==> flow/design.v <==
module mux2 #(parameter n = 16) (Out, InA, InB, Select);
	input 	[n-1:0]	InA, InB;
	input			Select;
	output 	[n-1:0]	Out;
	assign Out = Select ? InB : InA;
endmodule
module add(Out, InA, InB);
	input 		[4:0] InA, InB;
	output reg	[4:0] Out;
	always @(*) begin
		Out = InA + InB;
	end
endmodule
module SignExtend(Out, In);
	input 	[4:0] 	In;
	output 	[15:0] 	Out;
	assign Out = In[4] ? {11'b11111111111, In}:{11'b00000000000, In};
endmodule
module ALU (Out, Zero, InA, InB, ALU_opcode);
	input signed		[15:0]	InA, InB;
	input				[2:0]	ALU_opcode;
	output reg signed	[15:0]	Out;
	output reg					Zero;
	always @(*) begin
		case (ALU_opcode)
			3'd0:	Out = InA + InB;
			3'd1:	Out = InA - InB;
			3'd2:	Out = InA & InB;
			3'd3:	Out = InA | InB;
			3'd4:	Out = InA ^ InB;
			3'd5:	Out = InA >> InB[2:0];
			3'd6:	Out = InA >>> InB[2:0];
			3'd7:	Out = InA << InB[2:0];
		endcase
		Zero = (Out == 16'd0) ? 1'b1 : 1'b0;
	end
endmodule
module PC(PC, In, RST, CLK);
	input		[4:0] 	In;
	input 				CLK, RST;
	output reg	[4:0] 	PC;
	always @(posedge CLK) begin
		if (RST)
			PC <= 5'd0;
		else
			PC <= In;
	end
endmodule
module RegFile(	ReadData1, 
				ReadData2,
				REG0,
				REG1,
				REG2,
				REG3,
				REG4,
				REG5,
				REG6,
				REG7,
				WriteData, 
				ReadWriteEn, 
				WriteAddress, 
				ReadAddress1, 
				ReadAddress2, 
				RST,
				CLK);
	input 			ReadWriteEn, RST, CLK;	
	input	[2:0] 	WriteAddress, ReadAddress1, ReadAddress2;
	input	[15:0] 	WriteData;
	output 	[15:0] 	ReadData1, ReadData2;
	output	[15:0] 	REG0, REG1, REG2, REG3, REG4, REG5, REG6, REG7;
	reg 	[15:0] array_reg [7:0];
	reg 	[15:0] reg1, reg2;
	integer i;
	always @(posedge CLK) begin
		if (RST) begin
			for (i=0; i<8; i=i+1)
				array_reg[i] <= 16'd0;
		end
		else if(ReadWriteEn) begin
			if (WriteAddress != 3'd0)
				array_reg[WriteAddress] <= WriteData;	
		end
	end
	always @(*) begin 
			reg1 = array_reg[ReadAddress1];
			reg2 = array_reg[ReadAddress2];
	end	
	assign REG0 = array_reg[0];
	assign REG1 = array_reg[1];
	assign REG2 = array_reg[2];
	assign REG3 = array_reg[3];
	assign REG4 = array_reg[4];
	assign REG5 = array_reg[5];
	assign REG6 = array_reg[6];
	assign REG7 = array_reg[7];
	assign ReadData1 = reg1;
	assign ReadData2 = reg2;
endmodule
module DMEM(ReadData, Address, WriteData, WriteEn, RST, CLK);
	input 				CLK, RST, WriteEn;
	input 		[15:0] 	Address, WriteData;
	output 	 	[15:0] 	ReadData;
	reg [15:0] array_reg [15:0];
	integer i;
	always @ (posedge CLK)begin
		if (RST) begin
			for (i=0; i<16; i=i+1)
				array_reg[i] <= 16'd0;
		end
		else if (WriteEn)
			array_reg[Address[3:0]] <= WriteData;
	end
	assign ReadData = array_reg[Address[3:0]];
endmodule
module Control(PCSrc, RegSrc, RegWrEn, ALUSrc, ALUopcode, DmemWrEn, WrSrc, INST, z);
	input				z;
	input		[4:0] 	INST;
	output reg	[2:0] 	ALUopcode;
	output reg 			PCSrc, RegSrc, RegWrEn, ALUSrc, DmemWrEn, WrSrc;
	always @(*) begin
		PCSrc = 1'b0;
		RegSrc = 1'b0;
		RegWrEn = 1'b0;
		ALUSrc = 1'b0;
		DmemWrEn = 1'b0;
		WrSrc = 1'b1;
		ALUopcode = 3'd0;
		if(INST[4] == 1'b0) begin		 
			PCSrc = 1'b0;
			RegSrc = 1'b1;
			RegWrEn = 1'b1;
			ALUSrc = 1'b0; 				
			DmemWrEn = 1'b0;
			WrSrc = 1'b1;
			if(INST[3:0] == 4'b0010) ALUopcode = 3'd0; 	 
			if(INST[3:0] == 4'b0011) ALUopcode = 3'd1;	 
			if(INST[3:0] == 4'b0100) ALUopcode = 3'd2;	 
			if(INST[3:0] == 4'b0101) ALUopcode = 3'd3;	 
			if(INST[3:0] == 4'b0110) ALUopcode = 3'd4;	 
			if(INST[3:0] == 4'b1000) ALUopcode = 3'd5; 	 
			if(INST[3:0] == 4'b1001) ALUopcode = 3'd6;	 
			if(INST[3:0] == 4'b1010) ALUopcode = 3'd7;	 
		end
		else if(INST[4] == 1'd1) begin
			if(INST[3] == 1'b0) begin 			 
				PCSrc = 1'b0;
				RegSrc = 1'b1;
				RegWrEn = 1'b1;
				ALUSrc = 1'b1;
				DmemWrEn = 1'b0;
				WrSrc = 1'b1;
				if(INST[2:0] == 3'b010) ALUopcode = 3'd0; 	 
				if(INST[2:0] == 3'b100) ALUopcode = 3'd2;	 
				if(INST[2:0] == 3'b101) ALUopcode = 3'd3;	 
				if(INST[2:0] == 3'b110) ALUopcode = 3'd4;	 
			end
			else if (INST[3] == 1'b1) begin
				if (INST[3:0] == 4'b1100) begin     
					PCSrc = 1'b0;
					RegSrc = 1'b0;
					RegWrEn = 1'b1;
					ALUSrc = 1'b1;
					DmemWrEn = 1'b0;
					WrSrc = 1'b0;
					ALUopcode = 3'd0; 	 
				end
				else if (INST[3:0] == 4'b1101) begin     
					PCSrc = 1'b0;
					RegSrc = 1'b0;
					RegWrEn = 1'b0;
					ALUSrc = 1'b1;
					DmemWrEn = 1'b1;
					WrSrc = 1'b0;
					ALUopcode = 3'd0; 	 
				end
				else if (INST[3:0] == 4'b1110) begin     
					RegSrc = 1'b0;
					RegWrEn = 1'b0;
					ALUSrc = 1'b0;
					DmemWrEn = 1'b0;
					WrSrc = 1'b1;
					ALUopcode = 3'd1; 	 
					if(z == 1'b1)
						PCSrc = 1'b1;
					else	
						PCSrc = 1'b0;
				end
				else if (INST[3:0] == 4'b1111) begin     
					RegSrc = 1'b0;
					RegWrEn = 1'b0;
					ALUSrc = 1'b0;
					DmemWrEn = 1'b0;
					WrSrc = 1'b1;
					ALUopcode = 3'd1; 	 
					if(z == 1'b1)
						PCSrc = 1'b0;
					else	
						PCSrc = 1'b1;
				end
			end
		end
	end
endmodule
module Datapath (CLK, RST, INSTR, PCSrc, RegSrc, RegWrEn, ALUSrc, ALUopcode, DmemWrEn, WrSrc, INST, Zero, PC,
				REG0, REG1, REG2, REG3, REG4, REG5, REG6, REG7, ALU_result, outDMEM, ALU_A, ALU_B
				);
	input			CLK, RST, PCSrc, RegSrc, RegWrEn, ALUSrc, DmemWrEn, WrSrc;
	input 	[2:0]	ALUopcode;
	input	[15:0]	INSTR;
	output	[5:0]	PC;
	output 	[15:0]	REG0, REG1, REG2, REG3, REG4, REG5, REG6, REG7;
	output	[15:0]	ALU_result, outDMEM;
	output	[4:0]	INST;
	output			Zero;
	output	[15:0]	ALU_A, ALU_B;
	wire	[15:0]	instruction;
	wire 	[4:0]	PCout;
	wire	[4:0]	pc0, pc1, muxPC;
	wire	[2:0]	muxRegFile;
	wire	[15:0]	A, B;
	wire	[15:0]	kq_signExtend, muxALU;
	wire	[15:0]	outALU;
	wire	[15:0]	muxDataWr;
	mux2 #(.n(5)) inst0(.Select(PCSrc), .InA(pc0), .InB(pc1), .Out(muxPC));
	PC inst1(.CLK(CLK), .RST(RST), .In(muxPC), .PC(PCout));
	add inst2(.InA(5'd1), .InB(PCout), .Out(pc0));
	assign instruction = INSTR;	 
	add inst4(.InA(instruction[4:0]), .InB(PCout), .Out(pc1));
	assign PC = PCout << 1;
	assign INST = instruction[15:11];
	mux2 #(.n(3)) inst5(.Select(RegSrc), .InA(instruction[10:8]), .InB(instruction[4:2]), .Out(muxRegFile));
	RegFile inst6 (	.ReadData1(A), 
					.ReadData2(B),
					.REG0(REG0),
					.REG1(REG1),
					.REG2(REG2),
					.REG3(REG3),
					.REG4(REG4),
					.REG5(REG5),
					.REG6(REG6),
					.REG7(REG7),
					.WriteData(muxDataWr), 
					.ReadWriteEn(RegWrEn), 
					.WriteAddress(instruction[10:8]), 
					.ReadAddress1(instruction[7:5]), 
					.ReadAddress2(muxRegFile), 
					.RST(RST),
					.CLK(CLK));
	SignExtend inst7(.In(instruction[4:0]), .Out(kq_signExtend));
	mux2 #(.n(16)) inst8(.Select(ALUSrc), .InA(B), .InB(kq_signExtend), .Out(muxALU));
	ALU inst9(.InA(A), .InB(muxALU), .ALU_opcode(ALUopcode), .Out(outALU), .Zero(Zero));
	DMEM inst10(.ReadData(outDMEM), .Address(outALU), .WriteData(B), .WriteEn(DmemWrEn), .RST(RST), .CLK(CLK));
	mux2 #(.n(16)) inst11(.Select(WrSrc), .InA(outDMEM), .InB(outALU), .Out(muxDataWr));
	assign ALU_result = outALU;
	assign ALU_A = A;
	assign ALU_B = muxALU;
endmodule
module Lab4(CLK, RST, INSTR, PC, REG0, REG1, REG2, REG3, REG4, REG5, REG6, REG7, 
		inst_opcode, ALUopcode, ALU_result, Zero, outDMEM, ALU_A, ALU_B);
	input	CLK, RST;
	input		[15:0]	INSTR;
	output 		[5:0]	PC;
	output 		[15:0]	REG0, REG1, REG2, REG3, REG4, REG5, REG6, REG7;
	output 		[4:0]	inst_opcode;
	output 		[2:0]	ALUopcode;
	output 		[15:0]	ALU_result, outDMEM, ALU_A, ALU_B;
	output				Zero;
	wire 				PCSrc, RegSrc, RegWrEn, ALUSrc, DmemWrEn, WrSrc;
	Control c(.PCSrc(PCSrc), .RegSrc(RegSrc), 
			.RegWrEn(RegWrEn), .ALUSrc(ALUSrc), 
			.ALUopcode(ALUopcode), 
			.DmemWrEn(DmemWrEn), .WrSrc(WrSrc), 
			.INST(inst_opcode), .z(Zero));
	Datapath d(	.CLK(CLK), .RST(RST), .INSTR(INSTR), .PCSrc(PCSrc), .RegSrc(RegSrc), 
				.RegWrEn(RegWrEn), .ALUSrc(ALUSrc), 
				.ALUopcode(ALUopcode), .DmemWrEn(DmemWrEn), 
				.WrSrc(WrSrc), .INST(inst_opcode), .Zero(Zero), .PC(PC),
				.REG0(REG0), .REG1(REG1), .REG2(REG2), .REG3(REG3), 
				.REG4(REG4), .REG5(REG5), .REG6(REG6), .REG7(REG7), .ALU_result(ALU_result),
				.outDMEM(outDMEM), .ALU_A(ALU_A), .ALU_B(ALU_B)
				);
endmodule
# From RTL to reports: Lab4
# Each step is given for the RTL above and for the edited RTL.
# "before" refers to lines of the RTL above, "after" to lines of the edited file.
# "change" is "after" less "before", of the values as shown; "rel_change_pct" is that difference over "before", in percent.
# Library cell names are shortened.
# A cell with n/a has no value.
dict set report inputs {
  design {Lab4}
  clock_port {CLK}
  lib {sky130hd}
  pvt_corner {tt_025C_1v80}
}

# Edit of the RTL
# The edit as a unified diff against the file above.
# This change comes from a script, not from a designer. The edited design behaves differently; no optimisation was intended.
# begin of diff
@@ -251,5 +251,5 @@
 	ALU inst9(.InA(A), .InB(muxALU), .ALU_opcode(ALUopcode), .Out(outALU), .Zero(Zero));
 	DMEM inst10(.ReadData(outDMEM), .Address(outALU), .WriteData(B), .WriteEn(DmemWrEn), .RST(RST), .CLK(CLK));
-	mux2 #(.n(16)) inst11(.Select(WrSrc), .InA(outDMEM), .InB(outALU), .Out(muxDataWr));
+	mux2 #(.n(12)) inst11(.Select(WrSrc), .InA(outDMEM), .InB(outALU), .Out(muxDataWr));
 	assign ALU_result = outALU;
 	assign ALU_A = A;
# end of diff

# Word level
# Counts by Yosys on the flattened word-level netlist (proc, flatten, opt, wreduce; memories kept). Register bits leave out memories and registers merged into their read ports (data or address); mux counts leave out enables and synchronous resets folded into registers. Print and check cells are left out. Cells with the same type and inputs are merged into one.
# Yosys's memory passes give these memory sizes; they may raise the number of words (mostly to a power of two), join words into wider ones and drop unused or constant bits.
# item before after change rel_change_pct
set classes {}
lappend classes {n_eq 21 21 0 0.00}
lappend classes {reduce_and_logical 3 3 0 0.00}
lappend classes {n_shift 3 3 0 0.00}
lappend classes {add_sub_neg 4 4 0 0.00}
lappend classes {n_mux 63 63 0 0.00}
lappend classes {n_logic 3 3 0 0.00}
# operator before after change rel_change_pct
set ops {}
lappend ops {{16-bit 2-to-1 mux} 8 7 -1 -12.50}
lappend ops {{12-bit 2-to-1 mux} 0 1 1 n/a}
lappend ops {{1-bit 2-to-1 mux} 33 33 0 0.00}
lappend ops {{3-bit 2-to-1 mux} 14 14 0 0.00}
lappend ops {{3-bit equality test (second input constant)} 7 7 0 0.00}
lappend ops {{4-bit equality test (second input constant)} 7 7 0 0.00}
lappend ops {{2-bit 2-to-1 mux} 4 4 0 0.00}
lappend ops {{4-bit by 3-bit equality test with 1-bit output (second input constant)} 3 3 0 0.00}
lappend ops {{3-bit by 2-bit equality test with 1-bit output (second input constant)} 2 2 0 0.00}
lappend ops {{4-bit 2-to-1 mux} 2 2 0 0.00}
lappend ops {{1-bit by 5-bit adder with 5-bit output (first input constant)} 1 1 0 0.00}
lappend ops {{16-bit adder} 1 1 0 0.00}
lappend ops {{5-bit adder} 1 1 0 0.00}
lappend ops {{16-bit bitwise AND} 1 1 0 0.00}
lappend ops {{3-bit by 1-bit equality test with 1-bit output (second input constant)} 1 1 0 0.00}
lappend ops {{4-bit by 2-bit equality test with 1-bit output (second input constant)} 1 1 0 0.00}
lappend ops {{16-bit zero test} 1 1 0 0.00}
lappend ops {{3-bit zero test} 1 1 0 0.00}
lappend ops {{5-bit 2-to-1 mux} 1 1 0 0.00}
lappend ops {{16-bit OR} 1 1 0 0.00}
lappend ops {{16-bit case mux with 8-bit select} 1 1 0 0.00}
lappend ops {{3-bit nonzero test} 1 1 0 0.00}
lappend ops {{16-bit by 3-bit left shift with 16-bit output} 1 1 0 0.00}
lappend ops {{16-bit by 3-bit right shift with 16-bit output} 1 1 0 0.00}
lappend ops {{16-bit by 3-bit >>> shifter with 16-bit output} 1 1 0 0.00}
lappend ops {{16-bit subtractor} 1 1 0 0.00}
lappend ops {{16-bit XOR} 1 1 0 0.00}
# item before after change rel_change_pct
set word_totals {}
lappend word_totals {ff_bits 5 5 0 0.00}
lappend word_totals {ram_bits 384 384 0 0.00}
lappend word_totals {input_bits 18 18 0 0.00}
lappend word_totals {memories 2 2 0 0.00}

# Logic depth
# Yosys ltp: most cells in a row. Word level: on the elaborated netlist, between registers, memories and ports. Mapped: between sequential cells and ports; inverters and the memories' decode and read muxes count.
# item before after change rel_change_pct
set depth {}
lappend depth {word_depth 21 21 0 0.00}
lappend depth {ABC_AREA 0 0 n/a n/a}
lappend depth {ltp_mapped 39 39 0 0.00}
lappend depth {mapped_depth_nobuf 33 33 0 0.00}

# Synthesis result
# The flow's flattened synthesis, as Yosys stat reports it; memories are mapped. The netlist is that of the ABC_AREA named above (0 if unset); the other value can give another one.
# cell_type before after change rel_change_pct
set types {}
lappend types {nor2_1 442 271 -171 -38.69}
lappend types {mux2i_1 161 46 -115 -71.43}
lappend types {edfxtp_1 384 288 -96 -25.00}
lappend types {and3_1 30 123 93 310.00}
lappend types {buf_4 18 59 41 227.78}
lappend types {nand2_1 167 204 37 22.16}
lappend types {nand3_1 74 45 -29 -39.19}
lappend types {o21ai_0 75 47 -28 -37.33}
lappend types {buf_2 45 24 -21 -46.67}
lappend types {clkbuf_1 90 109 19 21.11}
lappend types {o311ai_0 0 15 15 n/a}
lappend types {o32ai_1 14 0 -14 -100.00}
lappend types {mux4_2 41 29 -12 -29.27}
lappend types {ha_1 53 42 -11 -20.75}
lappend types {nor2_2 12 1 -11 -91.67}
lappend types {a21boi_0 2 13 11 550.00}
lappend types {and4b_1 1 12 11 1100.00}
lappend types {or4_1 2 12 10 500.00}
# The list need not be complete.
# item before after change rel_change_pct
set mapped {}
lappend mapped {cell_count 2180 1874 -306 -14.04}
lappend mapped {area_um2 23181.0 18682.9 -4498.1 -19.40}
lappend mapped {ffs 389 293 -96 -24.68}
lappend mapped {buf_cells 171 201 30 17.54}
# The figures by module come from a second, unflattened synthesis with its own total; it is not the netlist above.
# item before after change rel_change_pct
set unflattened {}
lappend unflattened {cells_unflattened 1761 1775 14 0.80}
lappend unflattened {hier_area_um2 23296.1 23254.8 -41.3 -0.18}
# Each row is one instance without its submodules.
# mod n_inst mod_seq_area_um2 area_um2 n_cells
set by_module_before {}
lappend by_module_before {DMEM 1 7687.4 11577.4 724}
lappend by_module_before {RegFile 1 3843.7 6811.5 411}
lappend by_module_before {ALU 1 0.0 3523.4 485}
lappend by_module_before {{mux2 #(n=16)} 2 0.0 249.0 18}
lappend by_module_before {add 2 0.0 158.9 19}
lappend by_module_before {Control 1 0.0 173.9 25}
lappend by_module_before {PC 1 100.1 131.4 10}
lappend by_module_before {SignExtend 1 0.0 120.1 16}
lappend by_module_before {{mux2 #(n=5)} 1 0.0 56.3 5}
lappend by_module_before {Datapath 1 0.0 52.6 8}
lappend by_module_before {{mux2 #(n=3)} 1 0.0 33.8 3}
lappend by_module_before {Lab4 1 0.0 0.0 0}
# mod n_inst mod_seq_area_um2 area_um2 n_cells
set by_module_after {}
lappend by_module_after {DMEM 1 7687.4 11577.4 724}
lappend by_module_after {RegFile 1 3843.7 6811.5 411}
lappend by_module_after {ALU 1 0.0 3547.2 504}
lappend by_module_after {add 2 0.0 158.9 19}
lappend by_module_after {{mux2 #(n=16)} 1 0.0 249.0 18}
lappend by_module_after {{mux2 #(n=12)} 1 0.0 183.9 13}
lappend by_module_after {Control 1 0.0 173.9 25}
lappend by_module_after {PC 1 100.1 131.4 10}
lappend by_module_after {SignExtend 1 0.0 120.1 16}
lappend by_module_after {{mux2 #(n=5)} 1 0.0 56.3 5}
lappend by_module_after {Datapath 1 0.0 52.6 8}
lappend by_module_after {{mux2 #(n=3)} 1 0.0 33.8 3}
lappend by_module_after {Lab4 1 0.0 0.0 0}

# Worst setup path after synthesis
# Source: OpenSTA report_checks on the synthesized netlist (no wires, ideal clock, input and output delay 20% of the period each), path of least setup slack; recovery checks are left aside. Register names are those of the netlist, which keeps one name where synthesis merged equal registers.
# item before after change rel_change_pct
set synth_path {}
lappend synth_path {kind {input to output} {input to output} n/a n/a}
lappend synth_path {startpoint {input port INSTR[14]} {input port INSTR[14]} n/a n/a}
lappend synth_path {endpoint {output port Zero} {output port Zero} n/a n/a}
lappend synth_path {path_buffers 6 6 0 0.00}
lappend synth_path {required_time_ns 9.600 9.600 0.000 0.00}
lappend synth_path {clock_period_ns 12.0 12.0 0.0 0.00}
lappend synth_path {t_arrival_ns 7.384 7.773 0.389 5.27}
lappend synth_path {path_delay_ns 4.984 5.373 0.389 7.80}
lappend synth_path {in_delay_ns 2.400 2.400 0.000 0.00}
lappend synth_path {output_delay_ns 2.400 2.400 0.000 0.00}
lappend synth_path {slack_ns 2.216 1.827 -0.389 n/a}
lappend synth_path {driving_pins 25 27 2 8.00}
lappend synth_path {synth_period_reached_ns 9.784 10.173 0.389 3.98}
# "path_delay_ns" is the arrival time less input delay plus setup time.
# At an output port there is no setup time.
# "driving_pins": output pins that drive a net of the path, with the launching flip-flop's if there is one; two outputs of one cell count as two.
# "synth_period_reached_ns" = period - worst setup slack (recovery checks aside). The figure is calculated, with input and output delays left at 20% of the set period.
# Between the ends stands the longest chain of elaborated cells between them, by number of cells; it is not shown to be the way that was timed. Of several equally long chains one is given.
# Each line given opens the expression or statement behind the cell; cells for indexed reads and writes are added by Yosys, which also makes memories of some case tables.
dict set report synth_between_before {
  path_cell_list {buf_6 and2_1 buf_6 o31a_4 o32ai_2 o31a_1 buf_2 buf_4 buf_4 buf_4 ha_1 a21oi_1 xnor2_1 ha_1 a21o_1 a21oi_1 nand2_1 a31oi_1 o21ai_0 xor2_1 a32oi_1 nand4b_1 nor4_1 nand3_1 a2111oi_0}
  elab_chain_cells 13
  cone_cells 52
  classes_between {2 x add/sub; 18 x eq/ne; 3 x shift; 23 x mux; 3 x logic; 2 x reduce/logical; 1 x memory}
}
# item line_no
set synth_lines_before {}
lappend synth_lines_before {{from (decl)} 261} ;# input [15:0] INSTR;
lappend synth_lines_before {{4-bit by 2-bit equality test with 1-bit output} 136} ;# if(INST[3:0] == 4'b0011) ALUopcode = 3'd1;
lappend synth_lines_before {{1-bit 2-to-1 mux} 136}
lappend synth_lines_before {{2-bit 2-to-1 mux} 137} ;# if(INST[3:0] == 4'b0100) ALUopcode = 3'd2;
lappend synth_lines_before {{2-bit 2-to-1 mux} 138} ;# if(INST[3:0] == 4'b0101) ALUopcode = 3'd3;
lappend synth_lines_before {{3-bit 2-to-1 mux} 139} ;# if(INST[3:0] == 4'b0110) ALUopcode = 3'd4;
lappend synth_lines_before {{3-bit 2-to-1 mux} 140} ;# if(INST[3:0] == 4'b1000) ALUopcode = 3'd5;
lappend synth_lines_before {{3-bit 2-to-1 mux} 141} ;# if(INST[3:0] == 4'b1001) ALUopcode = 3'd6;
lappend synth_lines_before {{3-bit 2-to-1 mux} 142} ;# if(INST[3:0] == 4'b1010) ALUopcode = 3'd7;
lappend synth_lines_before {{3-bit 2-to-1 mux} 128} ;# if(INST[4] == 1'b0) begin
lappend synth_lines_before {{3-bit equality test} 25} ;# case (ALU_opcode)
lappend synth_lines_before {{16-bit case mux with 8-bit select} 25}
lappend synth_lines_before {{16-bit zero test} 35} ;# Zero = (Out == 16'd0) ? 1'b1 : 1'b0;
lappend synth_lines_before {{1-bit 2-to-1 mux} 35}
lappend synth_lines_before {{to (decl)} 267} ;# output Zero;
dict set report synth_between_after {
  path_cell_list {buf_6 a21bo_1 buf_4 nand2_2 buf_6 buf_6 nand2_1 a32o_1 o31a_1 buf_2 buf_1 ha_1 nor4b_1 a31oi_1 nand2_1 xnor2_1 ha_1 o21a_1 a21boi_0 o41ai_1 o21ai_0 xor2_1 a221o_1 a221oi_1 nand2_1 or4b_4 nor3_4}
  elab_chain_cells 13
  cone_cells 52
  classes_between {2 x add/sub; 18 x eq/ne; 3 x shift; 23 x mux; 3 x logic; 2 x reduce/logical; 1 x memory}
}
# item line_no
set synth_lines_after {}
lappend synth_lines_after {{from (decl)} 261} ;# input [15:0] INSTR;
lappend synth_lines_after {{4-bit by 2-bit equality test with 1-bit output} 136} ;# if(INST[3:0] == 4'b0011) ALUopcode = 3'd1;
lappend synth_lines_after {{1-bit 2-to-1 mux} 136}
lappend synth_lines_after {{2-bit 2-to-1 mux} 137} ;# if(INST[3:0] == 4'b0100) ALUopcode = 3'd2;
lappend synth_lines_after {{2-bit 2-to-1 mux} 138} ;# if(INST[3:0] == 4'b0101) ALUopcode = 3'd3;
lappend synth_lines_after {{3-bit 2-to-1 mux} 139} ;# if(INST[3:0] == 4'b0110) ALUopcode = 3'd4;
lappend synth_lines_after {{3-bit 2-to-1 mux} 140} ;# if(INST[3:0] == 4'b1000) ALUopcode = 3'd5;
lappend synth_lines_after {{3-bit 2-to-1 mux} 141} ;# if(INST[3:0] == 4'b1001) ALUopcode = 3'd6;
lappend synth_lines_after {{3-bit 2-to-1 mux} 142} ;# if(INST[3:0] == 4'b1010) ALUopcode = 3'd7;
lappend synth_lines_after {{3-bit 2-to-1 mux} 128} ;# if(INST[4] == 1'b0) begin
lappend synth_lines_after {{3-bit equality test} 25} ;# case (ALU_opcode)
lappend synth_lines_after {{16-bit case mux with 8-bit select} 25}
lappend synth_lines_after {{16-bit zero test} 35} ;# Zero = (Out == 16'd0) ? 1'b1 : 1'b0;
lappend synth_lines_after {{1-bit 2-to-1 mux} 35}
lappend synth_lines_after {{to (decl)} 267} ;# output Zero;

# Timing after layout
# From the final timing report of each run of set A: the path of least setup slack in the routed layout; clock arrival at registers is part of the times.
# item before after change rel_change_pct
set layout_path {}
lappend layout_path {kind {input to output} {input to output} n/a n/a}
lappend layout_path {startpoint {input port INSTR[14]} {input port INSTR[15]} n/a n/a}
lappend layout_path {endpoint {output port Zero} {output port Zero} n/a n/a}
lappend layout_path {output_delay_ns 2.40 2.40 0.00 0.00}
lappend layout_path {driving_pins 24 25 1 4.17}
lappend layout_path {in_delay_ns 2.40 2.40 0.00 0.00}
lappend layout_path {slack_ns 0.51 0.44 -0.07 n/a}
lappend layout_path {path_buffers 5 4 -1 -20.00}
lappend layout_path {t_arrival_ns 9.09 9.16 0.07 0.77}
lappend layout_path {clock_period_ns 12.0 12.0 0.0 0.00}
lappend layout_path {required_time_ns 9.60 9.60 0.00 0.00}
# Between the ends stands the longest chain of elaborated cells between them, by number of cells; it is not shown to be the way that was timed. Of several equally long chains one is given.
# A memory read counts as a cell of the chain, while the word-level depth stops at memories.
dict set report layout_between_before {
  path_cell_list {clkdlybuf4s50_1 buf_4 nand3_1 nand2_1 buf_4 a211oi_1 or4_1 a31o_2 a21oi_1 xnor2_1 ha_1 a21o_1 a21oi_1 nand2_1 a31oi_1 o21ai_0 xor2_1 a32oi_1 nand4b_1 buf_4 nor4_1 nand3_1 a2111oi_0 clkdlybuf4s50_1}
  elab_chain_cells 13
  cone_cells 52
  classes_between {2 x add/sub; 18 x eq/ne; 3 x shift; 23 x mux; 3 x logic; 2 x reduce/logical; 1 x memory}
}
# item line_no
set layout_lines_before {}
lappend layout_lines_before {{from (decl)} 261} ;# input [15:0] INSTR;
lappend layout_lines_before {{4-bit by 2-bit equality test with 1-bit output} 136} ;# if(INST[3:0] == 4'b0011) ALUopcode = 3'd1;
lappend layout_lines_before {{1-bit 2-to-1 mux} 136}
lappend layout_lines_before {{2-bit 2-to-1 mux} 137} ;# if(INST[3:0] == 4'b0100) ALUopcode = 3'd2;
lappend layout_lines_before {{2-bit 2-to-1 mux} 138} ;# if(INST[3:0] == 4'b0101) ALUopcode = 3'd3;
lappend layout_lines_before {{3-bit 2-to-1 mux} 139} ;# if(INST[3:0] == 4'b0110) ALUopcode = 3'd4;
lappend layout_lines_before {{3-bit 2-to-1 mux} 140} ;# if(INST[3:0] == 4'b1000) ALUopcode = 3'd5;
lappend layout_lines_before {{3-bit 2-to-1 mux} 141} ;# if(INST[3:0] == 4'b1001) ALUopcode = 3'd6;
lappend layout_lines_before {{3-bit 2-to-1 mux} 142} ;# if(INST[3:0] == 4'b1010) ALUopcode = 3'd7;
lappend layout_lines_before {{3-bit 2-to-1 mux} 128} ;# if(INST[4] == 1'b0) begin
lappend layout_lines_before {{3-bit equality test} 25} ;# case (ALU_opcode)
lappend layout_lines_before {{16-bit case mux with 8-bit select} 25}
lappend layout_lines_before {{16-bit zero test} 35} ;# Zero = (Out == 16'd0) ? 1'b1 : 1'b0;
lappend layout_lines_before {{1-bit 2-to-1 mux} 35}
lappend layout_lines_before {{to (decl)} 267} ;# output Zero;
dict set report layout_between_after {
  path_cell_list {clkdlybuf4s50_1 buf_4 and2_4 mux2_2 a21oi_1 a22oi_2 a31oi_4 ha_1 nor4b_1 a31oi_2 nand2_1 xnor2_1 ha_1 o21a_1 a21boi_0 o41ai_1 o21ai_0 xor2_1 a221o_1 a221oi_1 buf_4 nand2_1 or4b_4 nor3_4 clkdlybuf4s50_1}
  elab_chain_cells 8
  cone_cells 25
  classes_between {2 x add/sub; 7 x eq/ne; 3 x shift; 7 x mux; 3 x logic; 2 x reduce/logical; 1 x memory}
}
# item line_no
set layout_lines_after {}
lappend layout_lines_after {{from (decl)} 261} ;# input [15:0] INSTR;
lappend layout_lines_after {{1-bit 2-to-1 mux} 128} ;# if(INST[4] == 1'b0) begin
lappend layout_lines_after {{3-bit 2-to-1 mux} 5} ;# assign Out = Select ? InB : InA;
lappend layout_lines_after {{memory read 8 x 16 bit} 71} ;# reg [15:0] array_reg [7:0];
lappend layout_lines_after {{16-bit 2-to-1 mux} 5}
lappend layout_lines_after {{16-bit subtractor} 27} ;# 3'd1: Out = InA - InB;
lappend layout_lines_after {{16-bit case mux with 8-bit select} 25} ;# case (ALU_opcode)
lappend layout_lines_after {{16-bit zero test} 35} ;# Zero = (Out == 16'd0) ? 1'b1 : 1'b0;
lappend layout_lines_after {{1-bit 2-to-1 mux} 35}
lappend layout_lines_after {{to (decl)} 267} ;# output Zero;

# Flow runs
# Runs of the flow (Yosys, OpenROAD) on both versions; the two runs of a pair have the same settings. The constraints put input and output delay at 20% of the set period each and load the outputs with 0.01 pF.
dict set report flow_settings_set_A {
  CORE_UTILIZATION 40
  PLACE_DENSITY 0.6
  period_ns 12.0
  CAP_MARGIN 20
  CORE_MARGIN 2
  SLEW_MARGIN 20
}
# item before after change rel_change_pct
set results_set_A {}
lappend results_set_A {achieved_period_ns 11.494 11.565 0.071 0.62}
lappend results_set_A {stdcell_area_um2 27639.0 22166.3 -5472.7 -19.80}
lappend results_set_A {synth_chip_area_um2 23181.0 18682.9 -4498.1 -19.40}
lappend results_set_A {totalPower_mw 4.866 3.717 -1.149 -23.61}
lappend results_set_A {fin_ws_ns 0.506 0.435 -0.071 n/a}
lappend results_set_A {final_setup_tns_ns 0.000 0.000 0.000 n/a}
lappend results_set_A {fin_util_pct 48.1 47.8 -0.3 n/a}
lappend results_set_A {hold_ws_ns 0.604 0.604 0.000 n/a}
lappend results_set_A {design_die_area_um2 59895.2 48452.8 -11442.4 -19.10}
dict set report flow_settings_set_B {
  CORE_ASPECT_RATIO 0.9
  CORE_MARGIN 8
  CORE_UTILIZATION 16
  CTS_CLUSTER_SIZE 37
  PLACE_DENSITY_LB_ADDON 0.14
  period_ns 10.6
  CAP_MARGIN 20
  SLEW_MARGIN 20
}
# item before after change rel_change_pct
set results_set_B {}
lappend results_set_B {achieved_period_ns 10.317 10.142 -0.175 -1.70}
lappend results_set_B {stdcell_area_um2 30275.3 24184.4 -6090.9 -20.12}
lappend results_set_B {synth_chip_area_um2 23181.0 18682.9 -4498.1 -19.40}
lappend results_set_B {totalPower_mw 6.305 4.653 -1.652 -26.20}
lappend results_set_B {fin_ws_ns 0.283 0.458 0.175 n/a}
lappend results_set_B {final_setup_tns_ns 0.000 0.000 0.000 n/a}
lappend results_set_B {fin_util_pct 21.0 20.8 -0.2 n/a}
lappend results_set_B {hold_ws_ns 0.612 0.648 0.036 n/a}
lappend results_set_B {design_die_area_um2 157334.0 127972.0 -29362.0 -18.66}
# "achieved_period_ns" is the run's clock period less its worst setup slack. It is reckoned from that one timing run; input and output delays stay at 20% of the period that was set.
# "totalPower_mw": no workload was simulated; the value follows from the tool's default switching activity.
